==> flow/design.v <==
`timescale 1ns / 1ps
module reg_file(
	input clk,
	input write_en,
	input [3:0] wrData,
	input [15:0] DataIn,
	input [3:0] rdDataA,
	input [3:0] rdDataB,
	output reg [15:0] A,
	output reg [15:0] B);
	reg [15:0] reg1,  reg2,  reg3,  reg4;
   reg [15:0] reg5,  reg6,  reg7,  reg8;
   reg [15:0] reg9,  reg10, reg11, reg12;
   reg [15:0] reg13, reg14, reg15;
	always@(*)
	begin
		case (rdDataA)
		 0 : A = 0;
		 1 : A = reg1;
		 2 : A = reg2;
		 3 : A = reg3;
		 4 : A = reg4;
		 5 : A = reg5;
		 6 : A = reg6;
		 7 : A = reg7;
		 8 : A = reg8;
		 9 : A = reg9;
		 10 : A = reg10;
		 11 : A = reg11;
		 12 : A = reg12;
		 13 : A = reg13;
		 14 : A = reg14;
		 15 : A = reg15;
		endcase
		case (rdDataB)
		 0 : B = 0;
		 1 : B = reg1;
		 2 : B = reg2;
		 3 : B = reg3;
		 4 : B = reg4;
		 5 : B = reg5;
		 6 : B = reg6;
		 7 : B = reg7;
		 8 : B = reg8;
		 9 : B = reg9;
		 10 : B = reg10;
		 11 : B = reg11;
		 12 : B = reg12;
		 13 : B = reg13;
		 14 : B = reg14;
		 15 : B = reg15;
		endcase	
	end
	always@(posedge clk)
	begin
	   if (write_en)
			case (wrData)
				0 : begin end
				1 : reg1 <= DataIn;
				2 : reg2 <= DataIn;
				3 : reg3 <= DataIn;
				4 : reg4 <= DataIn;
				5 : reg5 <= DataIn;
				6 : reg6 <= DataIn;
				7 : reg7 <= DataIn;
				8 : reg8 <= DataIn;
				9 : reg9 <= DataIn;
			  10 : reg10 <= DataIn;
			  11 : reg11 <= DataIn;
			  12 : reg12 <= DataIn;
			  13 : reg13 <= DataIn;
			  14 : reg14 <= DataIn;
			  15 : reg15 <= DataIn;
			endcase
	end
endmodule
`timescale 1ns / 1ps
module Core(
	input             clk,
	input             rst,                        
	input      [15:0] mem_to_core_data,           
	output reg [15:0] core_to_mem_data,           
	output reg [23:0] core_to_mem_address,        
	output reg        core_to_mem_write_enable);  
	parameter ADD  = 4'b0000;
	parameter ADDI = 4'b0001;
	parameter SUB  = 4'b0010;
	parameter LW   = 4'b0011;
	parameter SW   = 4'b0100;
	parameter LUI  = 4'b0101;
	parameter CMP  = 4'b0110;
	parameter BR   = 4'b0111;
	parameter JMP  = 4'b1000;
	parameter SLL  = 4'b1001;
	parameter SLR  = 4'b1010;
	parameter AND  = 4'b1011;
	parameter NAND = 4'b1100;
	parameter OR   = 4'b1101;
	parameter NOT  = 4'b1110;
	parameter LLI  = 4'b1111;
	parameter FETCH   = 3'b000;
	parameter DECODE  = 3'b001;
	parameter EXECUTE = 3'b010;
	parameter LOAD1   = 3'b011;
	parameter LOAD2   = 3'b100;
	parameter STORE   = 3'b101;
	parameter BRANCH  = 3'b110;
	parameter JUMP    = 3'b111;
	reg        zero;                   
	reg        negative;               
	reg        addr_ext;               
	reg [2:0]  core_state;             
	reg [23:0] pc;                     
	reg [3:0]  opcode;
	reg [3:0]  offset;
	reg [3:0]  dest_index;
	reg [3:0]  branch_index;
	reg [7:0]  immediate;
	reg [15:0] reg_data1;
	reg [15:0] reg_data2;
	reg         write_enable;
	reg  [3:0]  read_index1;
	reg  [3:0]  read_index2;
	reg  [3:0]  write_index;
	reg  [15:0] write_data;
	wire [15:0] read_data1;
	wire [15:0] read_data2;
	reg_file _reg_file(
	 .clk      (clk), 
	 .rdDataA  (read_index1),
	 .rdDataB  (read_index2),
	 .write_en (write_enable),
	 .DataIn   (write_data),
	 .wrData   (write_index),
	 .A		  (read_data1),
	 .B		  (read_data2));
	always@(*)
	begin
	 read_index1  = 0;
	 read_index2  = 0;
	 write_data   = 0;
	 write_enable = 0;
	 write_index  = 0;
	 core_to_mem_address      = 0;
	 core_to_mem_data         = 0;
	 core_to_mem_write_enable = 0;
	 case (core_state)
	  FETCH:   core_to_mem_address = pc;
	  DECODE:  begin 
				   read_index1 = mem_to_core_data[11:8];  
				   read_index2 = mem_to_core_data[7:4];   
			     end
	  EXECUTE: begin 
	            write_index  = dest_index;
				   write_enable = 1;
				   if      (opcode == ADD)
				    write_data = reg_data1 + reg_data2;
				   else if (opcode == ADDI)
				    write_data = reg_data1 + immediate;
				   else if (opcode == SUB)
				    write_data = reg_data2 - reg_data1;						 
				   else if (opcode == SLL)
				    write_data = reg_data1 << offset;
				   else if (opcode == SLR)
				    write_data = reg_data1 >> offset;
				   else if (opcode == AND)
				    write_data = reg_data1 & reg_data2;
				   else if (opcode == NAND)
				    write_data = ~(reg_data1 & reg_data2);
				   else if (opcode == OR)
				    write_data = reg_data1 | reg_data2;
				   else if (opcode == NOT)
				    write_data = ~reg_data1;
				   else if (opcode == LUI)
				    write_data = {immediate, reg_data1[7:0]};
				   else if (opcode == LLI)
				    write_data = {reg_data1[15:8], immediate};
				   else if (opcode == CMP)
				    write_enable = 0;
				  end
	  LOAD1:   begin
					if (addr_ext == 0)
				    core_to_mem_address = pc;
					else
					 core_to_mem_address = {immediate, mem_to_core_data};
				  end
	  LOAD2:   begin
				   write_enable = 1;
				   write_index  = dest_index;
				   write_data   = mem_to_core_data;
				  end
	  STORE:   begin
					if (addr_ext == 0)
					 core_to_mem_address = pc;
					else
					 begin
					  core_to_mem_address      = {immediate,mem_to_core_data};
					  core_to_mem_data         = reg_data1;
				     core_to_mem_write_enable = 1;
					 end
				  end
	  BRANCH: begin 
					if (addr_ext == 0)
				    core_to_mem_address = pc;
					else
					 core_to_mem_address = core_to_mem_address;
				 end
	  JUMP:   begin 
			      if (addr_ext == 0)
				    core_to_mem_address = pc;
					else
					 core_to_mem_address = core_to_mem_address;
				 end
	 endcase
	end
	always@(posedge clk)
	 begin	
	 if (rst)
	  begin
	   core_state <= FETCH;
	   pc         <= 24'h3c8c;
	   addr_ext   <= 0;
	  end
	 else
	 case (core_state)
	  FETCH:   begin 
			      core_state <= DECODE;
			      pc         <= pc + 1'b1;
			     end
	  DECODE:  begin
				   opcode        = mem_to_core_data[15:12];
				   immediate    <= mem_to_core_data[7:0];
				   offset       <= mem_to_core_data[3:0];
				   reg_data1    <= read_data1;
				   reg_data2    <= read_data2;
					branch_index <= mem_to_core_data[11:8];
				   if (opcode == LW || opcode == LUI || opcode == LLI || opcode == ADDI)
				    dest_index <= mem_to_core_data[11:8];
				   else
				    dest_index <= mem_to_core_data[7:4];
				   if (opcode == ADD  ||
				       opcode == ADDI ||
				       opcode == SUB  ||
				       opcode == CMP  ||
				       opcode == SLL  ||
				       opcode == SLR  ||
				       opcode == AND  ||
				       opcode == NAND ||
				       opcode == OR   ||
				       opcode == LUI  ||
				       opcode == LLI  ||
				       opcode == NOT)
				    core_state <= EXECUTE;
				   else if (opcode == LW)
				    core_state <= LOAD1;
				   else if (opcode == SW)
				    core_state <= STORE;
				   else if (opcode == BR)
				    core_state <= BRANCH;
				   else if (opcode == JMP)
				    core_state <= JUMP;
				  end
	  EXECUTE: begin 
				   if (opcode == CMP) 
				    begin
					  zero <= reg_data1 == reg_data2;
					  if (reg_data1 < reg_data2)
					   negative <= 1;	
					  else
					   negative <= 0;
				    end
				   core_state <= FETCH;
				  end
	  LOAD1:   begin
				   if (addr_ext == 1)
				    begin 
				     core_state <= LOAD2;
			        addr_ext   <= 0;
				    end
				   else
				    addr_ext <= 1;
				  end
	  LOAD2:   begin
	            core_state <= FETCH;
					pc         <= pc + 1'b1;
	           end
	  STORE:   begin
				   if (addr_ext == 1)
					 begin
				     core_state <= FETCH;
					  pc         <= pc + 1'b1;
					  addr_ext   <= 0;
					 end
				   else
				    addr_ext <= 1;
				  end
	  BRANCH:  begin
					if (addr_ext == 1)
				    begin 
				     if      (branch_index == 4'b0000)  
				      if (zero)
				       pc <= {immediate, mem_to_core_data};
				      else
				       pc <= pc + 1'b1; 
				     else if (branch_index == 4'b0001)  
				      if (!zero)
				       pc <= {immediate, mem_to_core_data};	
				      else
				       pc <= pc + 1'b1; 					  
				     else if (branch_index == 4'b0010)  
				      if (negative)
				       pc <= {immediate, mem_to_core_data};	
				      else
				       pc <= pc + 1'b1;
				     else if (branch_index == 4'b0011)  
				      if (zero || negative)
				       pc <= {immediate, mem_to_core_data};	
				      else
				       pc <= pc + 1'b1;					  
				     else if (branch_index == 4'b0100)  
				      if (!negative && !zero)
				       pc <= {immediate, mem_to_core_data}; 
				      else
				       pc <= pc + 1'b1;
				     else if (branch_index == 4'b0101)  
				      if (!negative || zero)
				       pc <= {immediate, mem_to_core_data};
				      else
				       pc <= pc + 1'b1;  
				     core_state <= FETCH;
				     addr_ext   <= 0;
				    end
				   else
				    addr_ext <= 1;
				  end
	  JUMP:    begin
				   if (addr_ext == 1)
				    begin 
			        pc <= {immediate, mem_to_core_data};
				     core_state <= FETCH;
			        addr_ext <= 0;
				    end
				   else
				    addr_ext <= 1;
				  end	
	  endcase
	 end
endmodule
**Step by step through the tools: Core**

Tool output for the design above, in the order of the flow.
Line numbers count from 1 in the design file above.
Library cell names are shortened.
The mark - stands for no value.

- Design top: Core
- Clock input: clk
- Cell library: sky130hd
- Timing corner: tt_025C_1v80

**Elaborated design**

Yosys after proc, flatten, opt, wreduce and memory -nomap, before mapping. Memory bits, and registers merged into a memory's read port (data or address), are not among the register bits. Print and check cells are not counted.

- Register bits after elaboration: 326
- Bits of input ports: 18
- Output and inout port bits: 41
- Cells after elaboration: 253

- Add/subtract/negate cells: 4
- $lt $le $gt $ge: 1
- Eq/ne operators: 90
- Shift-type cells: 2
- Muxes and demuxes: 65
- Bitwise gates (word level): 6
- Reduce/logical cells: 58

Operators by type and width:

| operator | count |
|---|---|
| case mux 16 bit (select 16 bit) | 2 |
| two-way mux 24 bit | 16 |
| two-way mux 16 bit | 12 |
| case mux 24 bit (select 4 bit) | 2 |
| equality test 4 bit with constant B | 39 |
| equality test 4 x 3 -> 1 bit with constant B | 20 |
| case mux 16 bit (select 3 bit) | 1 |
| equality test 4 x 2 -> 1 bit with constant B | 11 |
| AND reduction 2 bit | 17 |
| NOT 16 bit | 2 |
| case mux 16 bit (select 2 bit) | 1 |
| adder 24 x 1 -> 24 bit with constant B | 1 |
| equality test 4 x 1 -> 1 bit with constant B | 6 |
| case mux 4 bit (select 2 bit) | 3 |
| two-way mux 3 bit | 7 |
| zero test 4 bit | 5 |
| logical OR 1 bit | 16 |
| adder 16 bit | 1 |
| subtractor 16 bit | 1 |
| less-than comparator 16 bit | 1 |
| equality test 16 bit | 1 |
| bitwise AND 16 bit | 1 |
| bitwise OR 16 bit | 1 |
| << shifter 16 x 4 -> 16 bit | 1 |
| right shift 16 x 4 -> 16 bit | 1 |
| adder 16 x 8 -> 16 bit | 1 |
| two-way mux 1 bit | 16 |
| case mux 3 bit (select 5 bit) | 1 |

Not listed: further kinds 23, cells in them 39.

**Depth**

Yosys ltp: most cells in a row. Word level: on the elaborated netlist, between registers, memories and ports. Mapped: between sequential cells and ports; inverters and the memories' decode and read muxes count.

- Depth after elaboration: 15
- ABC_AREA: 0
- Depth in mapped cells: 11
- Mapped depth without buffers: 10

**Netlist**

The flow's flattened synthesis, as Yosys stat reports it; memories are mapped. The netlist is that of the ABC_AREA named above (0 if unset); the other value can give another one.

Cells by type:

| cell type | count | area in all (sq um) |
|---|---|---|
| edfxtp_1 | 294 | 8.83E+03 |
| ha_1 | 58 | 725.696 |
| o21ai_0 | 135 | 675.648 |
| dfxtp_1 | 33 | 660.634 |
| nor2_1 | 166 | 623.098 |
| nand2_1 | 159 | 596.822 |
| a22oi_1 | 77 | 578.054 |
| a221oi_1 | 63 | 551.779 |
| a21oi_1 | 105 | 525.504 |
| mux2_2 | 43 | 484.214 |
| nand3_1 | 78 | 390.374 |
| mux4_2 | 17 | 382.867 |
| clkbuf_1 | 97 | 364.099 |
| xnor2_1 | 36 | 315.302 |
| nor3_1 | 57 | 285.274 |
| a22o_1 | 32 | 280.269 |
| a222oi_1 | 26 | 260.25 |
| mux2i_1 | 24 | 240.23 |

Not listed: further types 66, cells in them 616.

- Mapped cells: 2116
- Chip area (Yosys): 21257.9 sq um
- Area of sequential cells: 9489.1 sq um
- Flip-flops: 327
- Buffer cells: 166

By module: a second synthesis without flattening, with its own total; a netlist apart from the flattened one above.

- Cell total of the unflattened synthesis: 2144
- Area (unflattened synthesis): 21759.6 sq um

Each row is one instance without its submodules.

Modules:

| module | instances | cells | area (sq um) | sequential area (sq um) |
|---|---|---|---|---|
| reg_file | 1 | 827 | 11512.3 | 7206.9 |
| Core | 1 | 1317 | 10247.3 | 2282.2 |

**Worst setup path after synthesis**

OpenSTA on the mapped netlist: ideal clock, no wires. The path of least setup slack (recovery checks aside). Input and output delay are each 20% of the period. Register names are those of the netlist, which keeps one name where synthesis merged equal registers.

- Path kind: in2out
- Start: input port mem_to_core_data[8]
- End: output port core_to_mem_address[8]
- Period: 7.0 ns
- External input delay: 1.400 ns
- Output delay: 1.400 ns
- Time at the first pin: 1.400 ns
- Data arrival time: 2.447 ns
- Required time: 5.600 ns
- Setup slack: 3.153 ns
- Path delay: 1.047 ns
- Stages on the path: 4
- Buffers on the path: 2
- Synthesis period reached: 3.847 ns

"path delay" = arrival - input delay + setup time.
At an output port there is no setup time.
"stages on the path" counts driving pins, that of a launching flip-flop among them; a cell with two outputs on the path counts twice.
"synthesis period reached" = period - worst setup slack (recovery checks aside). The figure is calculated, with input and output delays left at 20% of the set period.
Between the ends stands the longest chain of elaborated cells between them, by number of cells; it is not shown to be the way that was timed. Of several equally long chains one is given.
Each line given opens the expression or statement behind the cell; cells for indexed reads and writes are added by Yosys, which also makes memories of some case tables.

- Cell sequence: buf_1 -> clkbuf_1 -> o21ai_0 -> a21oi_1
- Length of the longest elaborated chain: 2
- Elaborated cells on any way between the ends: 2
- Those cells by class: 2 x mux

Ends and longest elaborated chain, post-synthesis:

| what | line | source |
|---|---|---|
| start, declared | 81 | `input [15:0] mem_to_core_data,` |
| two-way mux 24 bit | 182 | `if (addr_ext == 0)` |
| case mux 24 bit (select 4 bit) | 147 | `case (core_state)` |
| end, declared | 83 | `output reg [23:0] core_to_mem_address,` |

**Timing after layout**

Path of least setup slack in the final report of run 1 (OpenROAD, finished layout, wires in). Where an end is a register, its clock arrival counts in the times.

- Path kind: reg2out
- Start: register core_state
- End: output port core_to_mem_address[1]
- Period: 5.41 ns
- Output delay: 1.08 ns
- Time at the first pin: 0.55 ns
- Data arrival time: 3.60 ns
- Required time: 4.33 ns
- Setup slack: 0.73 ns
- Stages on the path: 8
- Buffers on the path: 1

Where an end lacks its bit number, it is one bit of the signal, or one of the new flip-flops if synthesis recoded a state register.
Between the ends stands the longest chain of elaborated cells between them, by number of cells; it is not shown to be the way that was timed. Of several equally long chains one is given.
A register here has more assigning lines than the two given.

- Cell sequence: dfxtp_1 -> or2_2 -> nor3_1 -> nand2_1 -> nand2_1 -> o21ai_0 -> a21oi_1 -> clkdlybuf4s50_1
- Length of the longest elaborated chain: 3
- Elaborated cells on any way between the ends: 12
- Those cells by class: 7 x eq/ne; 1 x mux; 4 x reduce/logical

Ends and longest elaborated chain, after layout:

| what | line | source |
|---|---|---|
| start, declared | 112 | `reg [2:0] core_state;` |
| start, assigned | 220 | `core_state <= FETCH;` |
| start, assigned | 227 | `core_state <= DECODE;` |
| equality test 3 bit | 147 | `case (core_state)` |
| OR reduction 2 bit | - |  |
| case mux 24 bit (select 4 bit) | 147 |  |
| end, declared | 83 | `output reg [23:0] core_to_mem_address,` |

Appendix: measured runs

Module Core, platform sky130hd: 4 stored runs of the flow (Yosys, OpenROAD) with differing settings, in no particular order. Input and output delays are each 20% of the period that was set; the output load is 0.01 pF.
"allowed time less slack (worst setup path)": the worst setup path's part of the clock period (all of it between registers, 20% less for each end at a port) less its slack. A launch clock that arrives late makes it longer, a capture clock that arrives late makes it shorter.
"total power of the final layout": no workload was simulated; the value follows from the tool's default switching activity.

### Run 1

==> flow/run.sh <==
#!/bin/bash
# the make line also repeats the synthesis and layout settings of config.mk as NAME=value (left out here)
make -C /OpenROAD-flow-scripts/flow DESIGN_CONFIG=/design/flow/config.mk WORK_HOME=/design/flow/orfs CLKGATE_MAP_FILE= finish
==> flow/config.mk <==
export PLATFORM = sky130hd
export DESIGN_NAME = Core
export DESIGN_NICKNAME = Core
export VERILOG_FILES = /design/flow/design.v
export SDC_FILE = /design/flow/constraint.sdc
export NUM_CORES = 4
export LEC_CHECK = 0
export CAP_MARGIN = 20
export CORE_MARGIN = 2
export CORE_UTILIZATION = 19
export SLEW_MARGIN = 20
==> flow/constraint.sdc <==
create_clock -name core_clock -period 5.41 [get_ports {clk}]
set_input_delay 1.0820 -clock core_clock [delete_from_list [all_inputs] [get_ports {clk}]]
set_output_delay 1.0820 -clock core_clock [all_outputs]
set_load 0.01 [all_outputs]

Results of run 1:
- Die size: 114575.0 sq um
- Smallest hold slack: 0.553 ns
- Total power of the final layout: 0.00636 W
- Worst setup slack after layout: 0.726 ns
- Yosys chip area after synthesis: 21257.9 sq um
- Allowed time less slack (worst setup path): 3.60 ns
- Critical path kind: reg2out
- Std-cell area (final layout): 25089.1 sq um

### Run 2

==> flow/run.sh <==
#!/bin/bash
# the make line also repeats the synthesis and layout settings of config.mk as NAME=value (left out here)
make -C /OpenROAD-flow-scripts/flow DESIGN_CONFIG=/design/flow/config.mk WORK_HOME=/design/flow/orfs CLKGATE_MAP_FILE= finish
==> flow/config.mk <==
export PLATFORM = sky130hd
export DESIGN_NAME = Core
export DESIGN_NICKNAME = Core
export VERILOG_FILES = /design/flow/design.v
export SDC_FILE = /design/flow/constraint.sdc
export NUM_CORES = 4
export LEC_CHECK = 0
export CAP_MARGIN = 20
export CORE_MARGIN = 2
export CORE_UTILIZATION = 40
export SLEW_MARGIN = 20
==> flow/constraint.sdc <==
create_clock -name core_clock -period 7.0 [get_ports {clk}]
set_input_delay 1.4000 -clock core_clock [delete_from_list [all_inputs] [get_ports {clk}]]
set_output_delay 1.4000 -clock core_clock [all_outputs]
set_load 0.01 [all_outputs]

Results of run 2:
- Die size: 55004.3 sq um
- Smallest hold slack: 0.548 ns
- Total power of the final layout: 0.004903 W
- Worst setup slack after layout: 1.683 ns
- Yosys chip area after synthesis: 21257.9 sq um
- Allowed time less slack (worst setup path): 3.92 ns
- Critical path kind: reg2out
- Std-cell area (final layout): 23799.1 sq um

### Run 3

==> flow/run.sh <==
#!/bin/bash
# the make line also repeats the synthesis and layout settings of config.mk as NAME=value (left out here)
make -C /OpenROAD-flow-scripts/flow DESIGN_CONFIG=/design/flow/config.mk WORK_HOME=/design/flow/orfs CLKGATE_MAP_FILE= finish
==> flow/config.mk <==
export PLATFORM = sky130hd
export DESIGN_NAME = Core
export DESIGN_NICKNAME = Core
export VERILOG_FILES = /design/flow/design.v
export SDC_FILE = /design/flow/constraint.sdc
export NUM_CORES = 4
export LEC_CHECK = 0
export CAP_MARGIN = 20
export CORE_MARGIN = 2
export CORE_UTILIZATION = 40
export GPL_ROUTABILITY_DRIVEN = 0
export SLEW_MARGIN = 30
==> flow/constraint.sdc <==
create_clock -name core_clock -period 7.0 [get_ports {clk}]
set_input_delay 1.4000 -clock core_clock [delete_from_list [all_inputs] [get_ports {clk}]]
set_output_delay 1.4000 -clock core_clock [all_outputs]
set_load 0.01 [all_outputs]

Results of run 3:
- Die size: 55004.3 sq um
- Smallest hold slack: 0.561 ns
- Total power of the final layout: 0.004854 W
- Worst setup slack after layout: 1.717 ns
- Yosys chip area after synthesis: 21257.9 sq um
- Allowed time less slack (worst setup path): 3.88 ns
- Critical path kind: reg2out
- Std-cell area (final layout): 23771.5 sq um

### Run 4

==> flow/run.sh <==
#!/bin/bash
# the make line also repeats the synthesis and layout settings of config.mk as NAME=value (left out here)
make -C /OpenROAD-flow-scripts/flow DESIGN_CONFIG=/design/flow/config.mk WORK_HOME=/design/flow/orfs CLKGATE_MAP_FILE= finish
==> flow/config.mk <==
export PLATFORM = sky130hd
export DESIGN_NAME = Core
export DESIGN_NICKNAME = Core
export VERILOG_FILES = /design/flow/design.v
export SDC_FILE = /design/flow/constraint.sdc
export NUM_CORES = 4
export LEC_CHECK = 0
export ABC_AREA = 1
export CAP_MARGIN = 35
export CELL_PAD_IN_SITES_GLOBAL_PLACEMENT = 3
export CORE_ASPECT_RATIO = 1.9
export CORE_MARGIN = 2
export CORE_UTILIZATION = 46
export SETUP_SLACK_MARGIN = 0.98
export SLEW_MARGIN = 30
export TNS_END_PERCENT = 100
==> flow/constraint.sdc <==
create_clock -name core_clock -period 3.99 [get_ports {clk}]
set_input_delay 0.7980 -clock core_clock [delete_from_list [all_inputs] [get_ports {clk}]]
set_output_delay 0.7980 -clock core_clock [all_outputs]
set_load 0.01 [all_outputs]

Outcome of run 4: no results, placement failed with GPL-0301
